==> flow/design.v <==
module multiplier_logic (
    input  wire        clk,
    input  wire        rst_n,
    input  wire [15:0] a,
    input  wire [15:0] b,
    output reg  [31:0] y
);
     reg[15:0] a_r1,a_r2,a_r3;
     reg[15:0] b_r1,b_r2,b_r3;
    wire [31:0] pp [0:15];
    assign pp[0] = b[0] ? (a << 0) : 32'd0;
    assign pp[1] = b[1] ? (a << 1) : 32'd0;
    assign pp[2] = b[2] ? (a << 2) : 32'd0;
    assign pp[3] = b[3] ? (a << 3) : 32'd0;
    assign pp[4] = b[4] ? (a << 4) : 32'd0;
    assign pp[5] = b[5] ? (a << 5) : 32'd0;
    assign pp[6] = b[6] ? (a << 6) : 32'd0;
    assign pp[7] = b[7] ? (a << 7) : 32'd0;
	 assign pp[8] = b[8] ? (a << 8) : 32'd0;
    assign pp[9] = b[9] ? (a << 9) : 32'd0;
    assign pp[10] = b[10] ? (a << 10) : 32'd0;
    assign pp[11] = b[11] ? (a << 11) : 32'd0;
    assign pp[12] = b[12] ? (a << 12) : 32'd0;
	 assign pp[13] = b[13] ? (a << 13) : 32'd0;
    assign pp[14] = b[14] ? (a << 14) : 32'd0;
    assign pp[15] = b[15] ? (a << 15) : 32'd0;
	 reg [31:0] s1_0, s1_1, s1_2, s1_3, s1_4, s1_5, s1_6, s1_7;
    reg [31:0] s2_0, s2_1, s2_2, s2_3;
    reg [31:0] s3_0, s3_1;
    reg [31:0] s4;
    always @(posedge clk) begin
        if (!rst_n) begin
		  a_r1 <= 32'd0;a_r2 <= 32'd0;a_r3<= 32'd0;
		  b_r1 <= 32'd0;b_r2 <= 32'd0;b_r3<= 32'd0;
		      s1_0 <= 32'd0;
				s1_1 <= 32'd0;
				s1_2 <= 32'd0;
				s1_3 <= 32'd0;
				s1_4 <= 32'd0;
				s1_5 <= 32'd0;
				s1_6 <= 32'd0;
				s1_7 <= 32'd0;
				s2_0 <= 32'd0;
				s2_1 <= 32'd0;
				s2_2 <= 32'd0;
				s2_3 <= 32'd0;
				s3_0 <= 32'd0;
				s3_1 <= 32'd0;
            y  <= 32'd0;
            s4 <= 32'd0;
        end else begin
		     a_r1<=a;
           a_r2<=a_r1; 
           a_r3<=a_r2; 
			  b_r1<=b;
			  b_r2<=b_r1;
			  b_r3<=b_r2;
            s1_0 <= pp[0] + pp[1];
            s1_1 <= pp[2] + pp[3];
            s1_2 <= pp[4] + pp[5];
            s1_3 <= pp[6] + pp[7];
            s1_4 <= pp[8] + pp[9];
            s1_5 <= pp[10] + pp[11];
            s1_6 <= pp[12] + pp[13];
            s1_7 <= pp[14] + pp[15];
            s2_0 <= s1_0 + s1_1;
            s2_1 <= s1_2 + s1_3;
            s2_2 <= s1_4 + s1_5;
            s2_3 <= s1_6 + s1_7;
				s3_0  <= s2_0 + s2_1;
				s3_1  <= s2_2 + s2_3;
				s4    <= s3_0 + s3_1; 
            y  <= s4;
        end
    end
endmodule
* From RTL to reports: multiplier_logic *
Tool output for the design above, in the order of the flow.
Line numbers count from 1 in the design file above.
Operators carry their Yosys type and port widths (W data, S select, Z words).
Library cell names are shortened.
Not given: n/a

design
  design top = multiplier_logic
  clock port = clk
  library = sky130hd
  corner = tt_025C_1v80

* Elaborated design *
Source: Yosys, flattened and elaborated, memories not mapped. Widths are those after wreduce; folded enables and synchronous resets count as part of the registers. Registers that Yosys merges into a memory's read port (data or address) are not register bits. Print and check cells do not count. Equal cells are merged and count once.

word-level totals
  bits in registers = 512
  output and inout port bits = 32

operators by class
  add/sub/neg operators = 15
  muxes and demuxes = 16

operators with widths
  cell              number
  $add A32 B32 Y32  15
  $mux W31          1
  $mux W30          1
  $mux W29          1
  $mux W28          1
  $mux W27          1
  $mux W26          1
  $mux W25          1
  $mux W24          1
  $mux W23          1
  $mux W22          1
  $mux W21          1
  $mux W20          1
  $mux W19          1
  $mux W18          1
  $mux W17          1
  $mux W16          1

* Longest topological paths *
Longest topological path by Yosys (ltp), each cell counted once; first at word level (registers and memories cut), then after technology mapping (sequential cells cut; the memories' decode and read muxes count).

depth
  depth in word-level cells = 2
  ABC_AREA = 0
  depth in mapped cells = 11
  gate-level depth less buffers = 10

* Synthesis result *
Source: synth_stat.txt of the flow (Yosys; design flattened, memories mapped). It holds for the ABC_AREA given above (unset counts as 0); a run with the other value may have another netlist.
The area totals of this step are shown rounded.

cell types
  type      number  area in all (µm²)
  dfxtp_1   341     6.83E+03
  ha_1      236     2.95E+03
  and2_1    335     2095.76
  nor2_1    271     1.02E+03
  a21oi_1   179     895.859
  xnor2_1   91      797.014
  xor2_1    82      718.189
  o21ai_0   118     590.566
  a21o_1    71      533.011
  nand2_1   131     491.722
  a211oi_1  42      315.302
  fa_1      15      300.288
  inv_1     70      262.752
  clkbuf_1  69      258.998
  nand2b_1  37      231.472
  nor3_1    40      200.192
  o21bai_1  25      187.68
  nand3_1   37      185.178

Other cell types: 58; their cells: 285.

synthesis totals
  cells in the netlist = 2475
  synthesis area = 21000 µm²
  sequential area = 6800 µm²
  mapped flip-flops = 341

* Path before layout *
Source: OpenSTA report_checks on the synthesized netlist (no wires, ideal clock, input and output delay 20% of the period each), path of least setup slack; recovery checks are left aside. Register names are those of the netlist, which keeps one name where synthesis merged equal registers.

timing path post-synthesis
  kind = input port to flip-flop
  start = input b[12]
  end = register s1_6[29]
  clock period = 4.5 ns
  external input delay = 0.900 ns
  setup time = 0.115 ns
  launch time at the first pin = 0.900 ns
  arrival time = 3.185 ns
  data required time = 4.385 ns
  path slack = 1.199 ns
  delay of the path = 2.400 ns
  stages = 11
  buffers on the path = 1
  synthesis period reached = 3.301 ns

"delay of the path" is the arrival time less input delay plus setup time.
"stages" counts driving pins, that of a launching flip-flop among them; a cell with two outputs on the path counts twice.
"synthesis period reached" = period - worst setup slack (recovery checks aside). The figure is calculated, with input and output delays left at 20% of the set period.
The rows between start and end are the longest chain of elaborated cells between them; the timing report does not say that the signal goes this way. Where chains are equally long, one stands for them.
Each line given opens the expression or statement behind the cell; cells for indexed reads and writes are added by Yosys, which also makes memories of some case tables.

between the ends, post-synthesis
  path through = clkbuf_1 and2_1 ha_1 fa_1 a211oi_1 o21bai_1 a31oi_1 o31ai_1 o41ai_1 o21ai_0 and3_1
  length of the longest elaborated chain = 2
  elaborated cells between the ends (all ways) = 2
  RTL lines with such cells = 2

RTL lines, path post-synthesis
  element             RTL line  text
  start: declaration  5         input  wire [15:0] b,
  $mux W28            23        assign pp[12] = b[12] ? (a << 12) : 32'd0;
  $add A32 B32 Y32    64        s1_6 <= pp[12] + pp[13];
  end: assignment     41        s1_6 <= 32'd0;
  end: assignment     64
  end: declaration    27        reg [31:0] s1_0, s1_1, s1_2, s1_3, s1_4, s1_5, s1_6, s1_7;

* Path in the finished layout *
Path of least setup slack in the final report of entry A (OpenROAD, finished layout, wires in). Where an end is a register, its clock arrival counts in the times.

timing path post-layout
  kind = input port to flip-flop
  start = input a[9]
  end = register s1_6[23]
  clock period = 3.82 ns
  external input delay = 0.76 ns
  setup time = 0.14 ns
  launch time at the first pin = 0.76 ns
  arrival time = 3.32 ns
  data required time = 4.22 ns
  path slack = 0.90 ns
  stages = 15
  buffers on the path = 6

The rows between start and end are the longest chain of elaborated cells between them; the timing report does not say that the signal goes this way. Where chains are equally long, one stands for them.

between the ends, post-layout
  path through = clkdlybuf4s50_1 buf_4 and2_1 ha_1 a21oi_2 nand2_1 a31oi_4 buf_4 buf_4 buf_4 buf_4 nor2_1 nor2_1 xor2_1 nor2_1
  length of the longest elaborated chain = 2
  elaborated cells between the ends (all ways) = 3
  RTL lines with such cells = 3

RTL lines, path post-layout
  element             RTL line  text
  start: declaration  4         input  wire [15:0] a,
  $mux W28            23        assign pp[12] = b[12] ? (a << 12) : 32'd0;
  $add A32 B32 Y32    64        s1_6 <= pp[12] + pp[13];
  end: assignment     41        s1_6 <= 32'd0;
  end: assignment     64
  end: declaration    27        reg [31:0] s1_0, s1_1, s1_2, s1_3, s1_4, s1_5, s1_6, s1_7;

# Flow runs of multiplier_logic

Stored flow runs of multiplier_logic (6 of them; Yosys, OpenROAD, sky130hd). They differ in their settings and are not a sequence. Constraints: input delay and output delay 20% of the set period each, output load 0.01 pF.
"period reached" = clock period - worst setup slack. The figure is calculated, with input and output delays left at 20% of the set period.
"time used up by the worst setup path" = time allowed to the worst setup path (clock period - input delay - output delay, where it has them) - its slack; a late launch clock adds to it, a late capture clock takes from it.
"total power after layout" rests on the timing tool's default activity at the inputs, not on a simulated workload.
Results are given in rounded form.
Among the settings, - means not set for that run.

setting or result                          entry A                  entry B                  entry C                  entry D                  entry E                  entry F
SETUP_SLACK_MARGIN                         0.81                     -                        0.45                     -                        -                        0.26
period_ns                                  3.82                     4.5                      2.26                     4.96                     4.96                     3.66
CAP_MARGIN                                 20                       20                       20                       40                       40                       20
CORE_MARGIN                                2                        5                        2                        2                        2                        5
CORE_UTILIZATION                           40                       40                       37                       30                       30                       40
SLEW_MARGIN                                20                       25                       20                       40                       40                       15
ABC_AREA                                   -                        1                        0                        -                        -                        0
CELL_PAD_IN_SITES_DETAIL_PLACEMENT         -                        1                        -                        -                        -                        0
CORE_ASPECT_RATIO                          -                        0.54                     1.72                     0.61                     0.61                     0.54
GPL_ROUTABILITY_DRIVEN                     -                        0                        -                        -                        -                        1
GPL_TIMING_DRIVEN                          -                        0                        0                        0                        -                        0
MAX_ROUTING_LAYER                          -                        met4                     met5                     -                        -                        met4
TNS_END_PERCENT                            -                        45                       -                        100                      100                      45
CTS_CLUSTER_DIAMETER                       -                        -                        57                       243                      243                      -
CTS_CLUSTER_SIZE                           -                        -                        38                       -                        -                        -
MIN_ROUTING_LAYER                          -                        -                        met1                     met1                     met1                     met2
PLACE_DENSITY_LB_ADDON                     -                        -                        0.1                      0.29                     0.29                     -
HOLD_SLACK_MARGIN                          -                        -                        -                        0.13                     -                        -
synthesis area (µm²)                       21000                    24000                    21000                    21000                    21000                    21000
die size (µm²)                             54000                    66000                    59000                    72000                    72000                    57000
std-cell area (final layout) (µm²)         25000                    27000                    30000                    24000                    24000                    24000
final utilization (%)                      47                       45                       53                       35                       35                       46
worst setup slack after layout (ns)        0.90                     1.2                      -0.11                    0.26                     0.83                     0.22
total negative slack (ns)                  0.000                    0.000                    -0.67                    0.000                    0.000                    0.000
worst hold slack in the final report (ns)  0.43                     0.41                     0.18                     0.43                     0.42                     0.43
total power after layout (mW)              10                       8.9                      17                       7.8                      7.6                      10
period reached (ns)                        2.920                    3.314                    2.366                    4.698                    4.129                    3.439
time used up by the worst setup path (ns)  2.16                     2.41                     1.91                     3.71                     3.14                     2.71
critical path type                         input port to flip-flop  input port to flip-flop  input port to flip-flop  input port to flip-flop  input port to flip-flop  input port to flip-flop
